==> flow/design.v <==
module top(clk, rst, start,i, socin1
  ,socin2
  ,socin3
  ,socin4,
  socout1
  ,socout2
  ,socout3
  ,socout4
  ,outReady);
  input i;
  input start;
  input clk;
  input rst;
  input socin1;
  input socin2;
  input socin3;
  input socin4;
  output socout1;
  output socout2;
  output socout3;
  output socout4;
  output outReady;
wire loadOut1
  ,loadOut2
  ,loadOut3
  ,loadOut4
  ,shft
  ,clrCount1
  ,loadDivide1
  ,loadDivide2
  ,loadMultiply
  ,divideDone1
  ,divideDone2
  ,multiplyDone
  ,ngtv
  ,loaded
  ,outDone;
  wire [1:0] sel2;
  CONTROLPATH z0 (
   loadOut1
  ,loadOut2
  ,loadOut3
  ,loadOut4
  ,shft
  ,clrCount1
  ,sel2
  ,loadDivide1
  ,loadDivide2
  ,loadMultiply
  ,divideDone1
  ,divideDone2
  ,multiplyDone
  ,ngtv
  ,loaded
  ,start
  ,clk
  ,rst
  ,outDone
);
 DATAPATH z1 (
   i
  ,clk
  ,rst
  ,socin1
  ,socin2
  ,socin3
  ,socin4
  ,shft
  ,loadOut1
  ,loadOut2
  ,loadOut3
  ,loadOut4
  ,clrCount1
  ,sel2
  ,loadDivide1
  ,loadDivide2
  ,loadMultiply
  ,socout1
  ,socout2
  ,socout3
  ,socout4
  ,divideDone1
  ,divideDone2
  ,multiplyDone
  ,outDone
  ,outReady
  ,loaded
  ,ngtv
);
endmodule
module CONTROLPATH(
   loadOut1
  ,loadOut2
  ,loadOut3
  ,loadOut4
  ,shft
  ,clrCount1
  ,sel2
  ,loadDivide1
  ,loadDivide2
  ,loadMultiply
  ,divideDone1
  ,divideDone2
  ,multiplyDone
  ,ngtv
  ,loaded
  ,start
  ,clk
  ,rst
  ,outDone
);
  input clk;
  input rst;
  input divideDone1;
  input divideDone2;
  input loaded;
  input multiplyDone;
  input ngtv;
  input start;
  input outDone;
  output reg loadOut1;
  output reg loadOut2;
  output reg loadOut3;
  output reg loadOut4;
  output reg clrCount1;
  output reg [1:0] sel2;
  output reg shft;
  output reg loadDivide1;
  output reg loadDivide2;
  output reg loadMultiply;
  reg [4:0] state;
  parameter S0=5'b00000,S1=5'b00001,S2=5'b00010,S3=5'b00011,S4=5'b00100,S5=5'b00101,S6=5'b00110,S7=5'b00111,S8=5'b01000,S9=5'b01001, S10=5'b01010,S11=5'b01011,S12=5'b01100,S13=5'b01101,S14=5'b01110,S15=5'b01111,S16=5'b10000,S17=5'b10001,S18=5'b10010,S19=5'b10011, S20=5'b10100,S21=5'b10101,S22=5'b10110,S23=5'b10111,S24=5'b11000,S25=5'b11001;
  always@(posedge clk)
    if(rst) state <= S0;
    else
    case(state)
      S0: if(start == 1) state <= S1;
      S1: state <= S2;  
      S2: if(loaded) begin if(!ngtv) state <= S3; else state <= S24; end  
      S3: state <= S4;  
      S4: if(divideDone2) state <= S5;  
      S5: state <= S6;  
      S6: if(multiplyDone) state <= S7;  
      S7: state <= S8;  
      S8: state <= S9;  
      S9: if(divideDone2) state <= S10;  
      S10: state <= S11;  
      S11: if(multiplyDone) state <= S12;  
      S12: state <= S13;  
      S13: state <= S14;  
      S14: if(divideDone2) state <= S15;  
      S15: state <= S16;  
      S16: if(multiplyDone) state <= S17;  
      S17: state <= S18;  
      S18: state <= S19;  
      S19: if(divideDone2) state <= S20;  
      S20: state <= S21;  
      S21: if(multiplyDone) state <= S22;  
      S22: state <= S23;  
      S23: if(outDone) state <= S0;
      S24: state <= S25;  
      S25: if(divideDone1) state <= S3;
  default: state <= S0;
    endcase
  always@(*)
    begin
      clrCount1    = (state==S1);
      loadDivide2  = (state==S3)|(state==S8)|(state==S13)|(state==S18);
      loadMultiply = (state==S5)|(state==S10)|(state==S15)|(state==S20);
      loadOut1     = (state==S7);
      loadOut2     = (state==S12);
      loadOut3     = (state==S17);
      loadOut4     = (state==S22);
      shft         = (state==S23);
      loadDivide1  = (state==S24);
      if(state>=S8 && state<=S12) sel2 = 2'd1;
      else if(state>=S13 && state<=S17) sel2 = 2'd2;
      else if(state>=S18 && state<=S23) sel2 = 2'd3;
      else sel2 = 2'd0;
    end
endmodule
module DATAPATH(
   i
  ,clk
  ,rst
  ,socin1
  ,socin2
  ,socin3
  ,socin4
  ,shft
  ,loadOut1
  ,loadOut2
  ,loadOut3
  ,loadOut4
  ,clrCount1
  ,sel2
  ,loadDivide1
  ,loadDivide2
  ,loadMultiply
  ,socout1
  ,socout2
  ,socout3
  ,socout4
  ,divideDone1
  ,divideDone2
  ,multiplyDone
  ,outDone
  ,outReady
  ,loaded
  ,ngtv
);
  input i;
  input clk;
  input rst;
  input socin1;
  input socin2;
  input socin3;
  input socin4;
  input loadOut1;
  input loadOut2;
  input loadOut3;
  input loadOut4;
  input shft;
  input clrCount1;
  input loadMultiply;
  input loadDivide1;
  input loadDivide2;
  input [1:0] sel2;
  output socout1;
  output ngtv;
  output loaded;
  output socout2;
  output socout3;
  output socout4;
  output divideDone1;
  output divideDone2;
  output outDone;
  output outReady;
  output multiplyDone;
  wire ld1;
  wire ld2;
  wire [12:0] current;
  wire [9:0] soc1;
  wire [9:0] soc2;
  wire [9:0] soc3;
  wire [9:0] soc4;
  wire [3:0] count;
  wire [10:0] soc_1;
  wire [10:0] soc_2;
  wire [10:0] soc_3;
  wire [10:0] soc_4;
  wire [43:0] mux_out;
  wire [12:0] sum_out;
  wire [25:0] multiplyOut;
  wire outDone1;
  wire outDone2;
  wire outDone3;
  wire outDone4;
  wire outReady1;
  wire outReady2;
  wire outReady3;
  wire outReady4;
  assign outReady = outReady1&outReady2&outReady3&outReady4;
  assign outDone  = outDone1&outDone2&outDone3&outDone4;
  assign loaded = !ld1;
  wire sel;
  assign sel = current[12];
  assign ngtv = current[12];
  wire [12:0] divideOut;
  wire [12:0] divideIn;
  wire divideDone11;
  wire divideDone12;
  wire divideDone13;
  wire divideDone14;
  wire s1;
  wire s2;
  wire s3;
  wire s4;
  wire [10:0] soc_11;
  wire [10:0] soc_22;
  wire [10:0] soc_33;
  wire [10:0] soc_44;
  assign s1 = |{1'b0,soc1};
  assign s2 = |{1'b0,soc2};
  assign s3 = |{1'b0,soc3};
  assign s4 = |{1'b0,soc4};
  assign divideDone1 = divideDone11&divideDone12&divideDone13&divideDone14;
  SIPO13     S1(current,i,clk,ld1);
  SIPO10     S2(soc1,socin1,clk,ld2);
  SIPO10     S3(soc2,socin2,clk,ld2);
  SIPO10     S4(soc3,socin3,clk,ld2);
  SIPO10     S5(soc4,socin4,clk,ld2);
  COUNTER1   A1(count,clk,clrCount1,rst);
  COMPARATOR C1(count,ld1,ld2);
  DIVIDER1    A2(soc_1,divideDone11,10'd1,soc1,loadDivide1,clk);
  DIVIDER1    A3(soc_2,divideDone12,10'd1,soc2,loadDivide1,clk);
  DIVIDER1    A4(soc_3,divideDone13,10'd1,soc3,loadDivide1,clk);
  DIVIDER1    A5(soc_4,divideDone14,10'd1,soc4,loadDivide1,clk);
  DIVIDER2    A6(divideIn,sum_out,divideOut,loadDivide2,clk,divideDone2);
  MUX1       M1({1'b0,soc1},{1'b0,soc2},{1'b0,soc3},{1'b0,soc4},soc_11,soc_22,soc_33,soc_44,mux_out,sel);
  MUX2       M2(mux_out[43:33],mux_out[32:22],mux_out[21:11],mux_out[10:0],divideIn[10:0],sel2);
  assign divideIn[12:11] = 2'b00;
  MUX3       M3(11'b0,soc_1,s1,soc_11);
  MUX3       M4(11'b0,soc_2,s2,soc_22);
  MUX3       M5(11'b0,soc_3,s3,soc_33);
  MUX3       M6(11'b0,soc_4,s4,soc_44);
  ADDER      W1(mux_out[43:33],mux_out[32:22],mux_out[21:11],mux_out[10:0],sum_out);
  BOOTH      B1(current,{1'b0,divideOut[12:1]},multiplyOut,loadMultiply,clk,multiplyDone);
  PISO       P1(multiplyOut[23:11],socout1,clk,rst,loadOut1,outDone1,outReady1,shft);
  PISO       P2(multiplyOut[23:11],socout2,clk,rst,loadOut2,outDone2,outReady2,shft);
  PISO       P3(multiplyOut[23:11],socout3,clk,rst,loadOut3,outDone3,outReady3,shft);
  PISO       P4(multiplyOut[23:11],socout4,clk,rst,loadOut4,outDone4,outReady4,shft);
endmodule
module SIPO13(d_out,d_in,clk,en);
  input d_in,clk,en;
  output [12:0] d_out;
  reg [12:0] out;
  assign d_out = out;
  always@(posedge clk)
    if(en)
    begin
      out[12] <= d_in;
      out[11:0] <= out[12:1];
    end
endmodule
module SIPO10(d_out,d_in,clk,en);  
  input d_in,clk,en;
  output [9:0] d_out;
  reg [9:0] out;
  assign d_out = out;
  always@(posedge clk)
    if(en)
    begin
      out[9] <= d_in;
      out[8:0] <= out[9:1];
    end
endmodule
module COUNTER1(d_out,clk,clr,rst);
  input clk,clr,rst;
  output reg [3:0] d_out;
  always@(posedge clk)
    begin
      if(rst)
        d_out <= 13;
      else if(clr)
        d_out <= 0;
      else if(d_out < 13)
        d_out <= d_out + 1;
    end
endmodule
module COMPARATOR(din,ld1,ld2);
  input [3:0] din;
  output ld1,ld2;
  assign ld1 = din<13;
  assign ld2 = din<10;
endmodule
module DIVIDER1(d_out,divideDone,numerator,denominator,load,clk);
  input [9:0] numerator,denominator;
  input load,clk;
  output divideDone;
  output [10:0] d_out;  
  reg [3:0] count;  
  reg [10:0] A;  
  reg [10:0] Q; 
  reg [9:0] M;  
  wire [10:0]AM;
  assign AM = A-M;
  assign d_out = Q;
  assign divideDone = (count==10);
  always@(posedge clk)
    begin
      if(load==1)
        begin
          count <= 0;
          A <= {1'b0,numerator};
          M <= denominator;
          Q <= 0;
        end
      else if(count < 11)
        begin
          count <= count +1 ;
          if(A<M)
            begin 
             Q <= Q << 1;
             A <= A << 1;
            end
          else
            begin
              Q <= {Q[9:0],1'b1};
              A <= {AM[9:0],1'b0};
            end
        end
    end
endmodule
module DIVIDER2(numerator,denominator,d_out,load,clk,divideDone);
  input [12:0] numerator,denominator;
  input load,clk;
  output [12:0] d_out;
  output divideDone;
  reg [12:0] Q;
  reg[13:0] A;
  reg [12:0] M;
  reg [3:0] count;
  wire [13:0] AM;
  assign AM = A-M;
  assign d_out = Q;
  assign divideDone = (count==13);
  always@(posedge clk)
    begin
      if(load)
        begin
          count <= 0;
          Q <= 0;
          M <= denominator;
          A <= {1'b0,numerator};
        end
      else if(count < 13)
        begin
          count <= count+1;
          if(A < M)
            begin
              Q <= Q << 1;
              A <= A << 1;
            end
          else 
            begin
              A <= {AM[12:0],1'b0};
              Q <= {Q[12:0],1'b1};
            end
         end
    end
endmodule
module ADDER(in1,in2,in3,in4,out);
  input [10:0] in1;
  input [10:0] in2;
  input [10:0] in3;
  input [10:0] in4;
  output reg [12:0] out;
  always@(*)
    out = {2'b00,in1}+{2'b00,in2}+{2'b00,in3}+{2'b00,in4};
endmodule
module MUX1(in1,in2,in3,in4,in5,in6,in7,in8,out,sel);
  input [10:0] in1;
  input [10:0] in2;
  input [10:0] in3;
  input [10:0] in4;
  input [10:0] in5;
  input [10:0] in6;
  input [10:0] in7;
  input [10:0] in8;
  input sel;
  output reg [43:0] out;
  always@(*)
    out = sel ? {in5,in6,in7,in8}:{in1,in2,in3,in4};
endmodule
module MUX2(in1,in2,in3,in4,out,sel);
  input [10:0] in1;
  input [10:0] in2;
  input [10:0] in3;
  input [10:0] in4;
  input [1:0] sel;
  output reg [10:0] out;
  always@(*)
    case(sel)
      2'b00: out[10:0] = in1[10:0];
      2'b01: out[10:0] = in2[10:0];
      2'b10: out[10:0] = in3[10:0];
      2'b11: out[10:0] = in4[10:0];
    endcase
endmodule
module MUX3(in1,in2,sel,out);
  input [10:0] in1;
  input [10:0] in2;
  input sel;
  output reg [10:0] out;
  always@(*)
    out = sel ? in2:in1;
endmodule
module BOOTH(in1,in2,out,load,clk,done);
  input [12:0] in1,in2;
  input clk,load;
  output [25:0] out;
  output done;
  reg [12:0] A;
  reg [12:0] Q;
  reg [12:0] M;
  wire [13:0] AM1;
  wire [13:0] AM2;
  assign AM1 = {A[12],A}+{M[12],M};
  assign AM2 = {A[12],A}-{M[12],M};
  assign out = {A,Q};
  reg [3:0] count;
  reg Q_1;
  assign done = (count==13);
  always@(posedge clk)
    begin
      if(load)
        begin
          count <= 0;
          A <= 0;
          M <= in1;
          Q <= in2;
          Q_1 <= 0;
        end
      else if(count < 13)
        begin
          count <= count + 1;
          if(in2 == 4096)
            begin
            A<= 0;
          	Q <= in1;
            end
          else if({Q[0],Q_1} == 2'b00 | {Q[0],Q_1} == 2'b11)
             begin
               A <= {A[12],A[12:1]};
               Q <= {A[0],Q[12:1]};
               Q_1 <= Q[0];
             end
          else if({Q[0],Q_1} == 2'b01)
            begin
              A <= AM1[13:1];
              Q <= {AM1[0],Q[12:1]};
              Q_1 <= Q[0];
            end
          else
            begin
              A <= AM2[13:1];
              Q <= {AM2[0],Q[12:1]};
              Q_1 <= Q[0];
            end
        end 
    end
endmodule
module PISO(d_in,d_out,clk,rst,load,done,ready,shft);
  input [12:0] d_in;
  input clk;
  input rst;
  input load;
  input shft;
  output d_out;
  output done;
  output ready;
  reg [12:0] out;
  reg [4:0] count;
  assign d_out = out[0];
  assign done = count==13;
  assign ready = !done;
  always@(posedge clk)
    begin
      if(rst)
        count <= 13;
      else if(load)
        begin
          out <= d_in;
          count <= 1;
        end
      else if(count < 13 & shft)
        begin
        count <= count+1;
          out <= out >>1;
        end
    end
endmodule
Tool chain data of top --
What the tools print for top, step after step. Lines are those of the file above, counted from 1. Library cell names are shortened. A cell with -- has no value.
Inputs: design top top, clock input clk, cell library sky130hd, corner tt_025C_1v80

Word level --
Counts by Yosys on the flattened word-level netlist (proc, flatten, opt, wreduce; memories kept). Register bits leave out memories and registers merged into their read ports (data or address). Print and check cells are left out. Cells with the same type and inputs are merged into one.
Bit counts: register bits 366, input bits 8, output and inout port bits 5
Operators by class: bitwise logic cells 22, reduce/logical cells 32, magnitude comparators 23, equal/unequal tests 52, add/sub/neg operators 21, muxes and demuxes 59
Operators by type and width (number):
- 2-to-1 mux 13 bit | 14
- parallel mux 5 bit (select 26 bit) | 1
- 2-to-1 mux 11 bit | 9
- 2-to-1 mux 5 bit | 13
- == test 5 x 4 -> 1 bit with constant B | 12
- == test 5 bit with constant B | 10
- less-than comparator 11 x 10 -> 1 bit | 4
- parallel mux 11 bit (select 4 bit) | 1
- 2-to-1 mux 44 bit | 1
- subtractor 10 bit | 4
- OR reduction 10 bit | 4
- 2-to-1 mux 4 bit | 10
- less-than comparator 4 bit with constant B | 8
- adder 4 x 1 -> 4 bit with constant B | 7
- adder 13 x 11 -> 13 bit | 2
- == test 4 bit with constant B | 6
- inequality test 2 x 1 -> 1 bit with constant B | 10
- adder 5 x 1 -> 5 bit with constant B | 4
- == test 5 x 3 -> 1 bit with constant B | 4
- less-than comparator 5 x 4 -> 1 bit with constant B | 4
- adder 13 x 13 -> 14 bit | 1
- subtractor 13 x 13 -> 14 bit | 1
- less-than comparator 14 x 13 -> 1 bit | 1
- nonzero test 2 bit | 7
- 2-to-1 mux 14 bit | 1
- bitwise AND 1 bit | 13
- subtractor 13 bit | 1
- adder 11 x 11 -> 12 bit | 1
Other operator kinds: 21; their cells: 55.

Depth --
Depth = most cells in a row (Yosys ltp): at word level without a register or memory, in the mapped netlist without a sequential cell, where the memories' decode and read muxes count.
Depth: depth in word-level cells 8, ABC_AREA 1, mapped depth 25, mapped depth without buffers 25

Mapped cells and area --
Yosys stat after the flow's synthesis: flattened, memories mapped to cells. It holds for the ABC_AREA given above (unset counts as 0); a run with the other value may have another netlist.
Mapped netlist: cell count 2613, area of sequential cells 9689.3 um2, buffers 88, synthesis area 21097.7 um2, flip-flops 387
Cells by type (number):
- edfxtp_1 | 194
- dfxtp_1 | 193
- nand2_1 | 608
- ha_1 | 126
- inv_1 | 343
- a21oi_1 | 191
- nor2_1 | 238
- o21ai_0 | 178
- nand3_1 | 158
- fa_1 | 20
- xor2_1 | 30
- nand4_1 | 41
- clkbuf_1 | 58
- o21bai_1 | 25
- o22ai_1 | 28
- xnor2_1 | 17
- o211ai_1 | 14
- buf_2 | 18
Not listed: further types 32, cells in them 133.

Timing after synthesis --
Path of least setup slack by OpenSTA after synthesis, without wires, with an ideal clock, recovery checks aside; 20% of the period is set as input and as output delay. Where synthesis merged equal registers, the netlist keeps one of their names.
Timing post-synthesis: kind register -> register, start point reg z1.S1.out[12], end point reg z1.A6.M[9], arrival time 3.958 ns, path slack 0.781 ns, setup time 0.260 ns, time at the first pin 0.000 ns, stages 24, path buffers 2, clock period 5.0 ns, delay of the path 4.218 ns, synthesis period reached 4.219 ns
"delay of the path" is the arrival time less input delay plus setup time. "stages" counts driving pins, that of a launching flip-flop among them; a cell with two outputs on the path counts twice. "synthesis period reached" = period - worst setup slack (recovery checks aside). The figure is calculated, with input and output delays left at 20% of the set period. The rows between start and end are the longest chain of elaborated cells between them; the timing report does not say that the signal goes this way. Where chains are equally long, one stands for them. A line is the first line of the expression or statement that the cell stems from. Yosys adds cells for indexed reads and writes and turns some case tables into memories.
On the way, post-synthesis: path through edfxtp_1 > buf_2 > clkinv_1 > buf_2 > o31ai_1 > ha_1 > inv_1 > fa_1 > inv_1 > nand3_1 > nand2_1 > nand2_1 > nand2_1 > a21oi_1 > xor2_1 > fa_1 > inv_1 > ha_1 > nand2_1 > nor2_1 > nor4_1 > nor2_1 > nor2_1 > xor2_1, cells in the longest elaborated chain 4, elaborated cells on any way between the ends 4, RTL lines with such cells 2
RTL lines, path post-synthesis:
- start: declaration | line 317 | reg [12:0] out;
- start: assignment | line 322 | out[12] <= d_in;
- 2-to-1 mux 44 bit | line 454 | out = sel ? {in5,in6,in7,in8}:{in1,in2,in3,in4};
- adder 11 x 11 -> 12 bit | line 440 | out = {2'b00,in1}+{2'b00,in2}+{2'b00,in3}+{2'b00,in4};
- adder 13 x 11 -> 13 bit (2 in a row) | line 440
- end: assignment | line 414 | M <= denominator;
- end: declaration | line 402 | reg [12:0] M;

Timing after layout --
From the final timing report of flow run 1: the path of least setup slack in the routed layout; clock arrival at registers is part of the times.
Timing after layout: kind register -> register, start point reg z1.S1.out[12], end point reg z1.A6.M[11], time at the first pin 0.54 ns, clock period 5.0 ns, stages 24, setup time 0.26 ns, path buffers 1, arrival time 4.60 ns, path slack 0.68 ns
The rows between start and end are the longest chain of elaborated cells between them; the timing report does not say that the signal goes this way. Where chains are equally long, one stands for them.
On the way, after layout: path through edfxtp_1 > buf_6 > clkinv_8 > o31ai_4 > ha_2 > inv_2 > fa_2 > inv_2 > nand3_2 > nand2_1 > nand2_2 > nand2_2 > a21oi_4 > nor2_1 > nor2_1 > xor2_1 > fa_1 > inv_2 > ha_4 > nand2_4 > nor3_4 > nand2_1 > o2111ai_2 > xor2_1, cells in the longest elaborated chain 4, elaborated cells on any way between the ends 4, RTL lines with such cells 2
RTL lines, path after layout:
- start: declaration | line 317 | reg [12:0] out;
- start: assignment | line 322 | out[12] <= d_in;
- 2-to-1 mux 44 bit | line 454 | out = sel ? {in5,in6,in7,in8}:{in1,in2,in3,in4};
- adder 11 x 11 -> 12 bit | line 440 | out = {2'b00,in1}+{2'b00,in2}+{2'b00,in3}+{2'b00,in4};
- adder 13 x 11 -> 13 bit (2 in a row) | line 440
- end: assignment | line 414 | M <= denominator;
- end: declaration | line 402 | reg [12:0] M;

Add stored flow runs of top

Below are 3 stored runs of the flow (Yosys, OpenROAD; platform sky130hd) on top, each with its settings and what was measured, unordered. Constraints: input delay and output delay 20% of the set period each, output load 0.01 pF.
By "clock period achieved" is meant the clock period of the run minus its worst setup slack. This is arithmetic on one report: input and output delays are still those of the set period (20% each).

[flow run 1] flow files
==> flow/run.sh <==
#!/bin/bash
# the make line also repeats the synthesis and layout settings of config.mk as NAME=value (left out here)
make -C /OpenROAD-flow-scripts/flow DESIGN_CONFIG=/design/flow/config.mk WORK_HOME=/design/flow/orfs CLKGATE_MAP_FILE= finish
==> flow/config.mk <==
export PLATFORM = sky130hd
export DESIGN_NAME = top
export DESIGN_NICKNAME = top
export VERILOG_FILES = /design/flow/design.v
export SDC_FILE = /design/flow/constraint.sdc
export NUM_CORES = 4
export LEC_CHECK = 0
export ABC_AREA = 1
export CAP_MARGIN = 30
export CELL_PAD_IN_SITES_GLOBAL_PLACEMENT = 2
export CORE_ASPECT_RATIO = 0.73
export CORE_MARGIN = 2
export CORE_UTILIZATION = 48
export CTS_CLUSTER_DIAMETER = 381
export GPL_ROUTABILITY_DRIVEN = 0
export GPL_TIMING_DRIVEN = 0
export HOLD_SLACK_MARGIN = 0.02
export PLACE_DENSITY = 0.6
export SETUP_SLACK_MARGIN = 1.21
export SLEW_MARGIN = 20
==> flow/constraint.sdc <==
create_clock -name core_clock -period 5.0 [get_ports {clk}]
set_input_delay 1.0000 -clock core_clock [delete_from_list [all_inputs] [get_ports {clk}]]
set_output_delay 1.0000 -clock core_clock [all_outputs]
set_load 0.01 [all_outputs]

[flow run 1] result: mapped cell area after synthesis 21097.7 um2; overall die area 45667.7 um2; post-route utilization 0.559; setup slack of the critical path 0.680 ns; setup TNS 0.000 ns; smallest hold slack 0.426 ns; clock period achieved 4.320 ns

[flow run 2] flow files
==> flow/run.sh <==
#!/bin/bash
# the make line also repeats the synthesis and layout settings of config.mk as NAME=value (left out here)
make -C /OpenROAD-flow-scripts/flow DESIGN_CONFIG=/design/flow/config.mk WORK_HOME=/design/flow/orfs CLKGATE_MAP_FILE= finish
==> flow/config.mk <==
export PLATFORM = sky130hd
export DESIGN_NAME = top
export DESIGN_NICKNAME = top
export VERILOG_FILES = /design/flow/design.v
export SDC_FILE = /design/flow/constraint.sdc
export NUM_CORES = 4
export LEC_CHECK = 0
export ABC_AREA = 0
export CAP_MARGIN = 15
export CELL_PAD_IN_SITES_GLOBAL_PLACEMENT = 1
export CORE_ASPECT_RATIO = 0.64
export CORE_MARGIN = 2
export CORE_UTILIZATION = 45
export CTS_CLUSTER_SIZE = 82
export HOLD_SLACK_MARGIN = -0.0
export MAX_ROUTING_LAYER = met4
export PLACE_DENSITY_LB_ADDON = 0.26
export SLEW_MARGIN = 20
export TNS_END_PERCENT = 50
==> flow/constraint.sdc <==
create_clock -name core_clock -period 4.6 [get_ports {clk}]
set_input_delay 0.9200 -clock core_clock [delete_from_list [all_inputs] [get_ports {clk}]]
set_output_delay 0.9200 -clock core_clock [all_outputs]
set_load 0.01 [all_outputs]

[flow run 2] result: mapped cell area after synthesis 20357.0 um2; overall die area 46998.3 um2; post-route utilization 0.517; setup slack of the critical path 0.062 ns; setup TNS 0.000 ns; smallest hold slack 0.434 ns; clock period achieved 4.538 ns

[flow run 3] flow files
==> flow/run.sh <==
#!/bin/bash
# the make line also repeats the synthesis and layout settings of config.mk as NAME=value (left out here)
make -C /OpenROAD-flow-scripts/flow DESIGN_CONFIG=/design/flow/config.mk WORK_HOME=/design/flow/orfs CLKGATE_MAP_FILE= finish
==> flow/config.mk <==
export PLATFORM = sky130hd
export DESIGN_NAME = top
export DESIGN_NICKNAME = top
export VERILOG_FILES = /design/flow/design.v
export SDC_FILE = /design/flow/constraint.sdc
export NUM_CORES = 4
export LEC_CHECK = 0
export ABC_AREA = 1
export CAP_MARGIN = 30
export CELL_PAD_IN_SITES_DETAIL_PLACEMENT = 1
export CELL_PAD_IN_SITES_GLOBAL_PLACEMENT = 3
export CORE_ASPECT_RATIO = 0.73
export CORE_MARGIN = 10
export CORE_UTILIZATION = 48
export CTS_CLUSTER_DIAMETER = 167
export GPL_ROUTABILITY_DRIVEN = 0
export GPL_TIMING_DRIVEN = 0
export HOLD_SLACK_MARGIN = 0.02
export MIN_ROUTING_LAYER = met2
export PLACE_DENSITY_LB_ADDON = 0.15
export SETUP_SLACK_MARGIN = 1.21
export SLEW_MARGIN = 40
==> flow/constraint.sdc <==
create_clock -name core_clock -period 5.0 [get_ports {clk}]
set_input_delay 1.0000 -clock core_clock [delete_from_list [all_inputs] [get_ports {clk}]]
set_output_delay 1.0000 -clock core_clock [all_outputs]
set_load 0.01 [all_outputs]

[flow run 3] result: no results, placement failed with FLW-0024
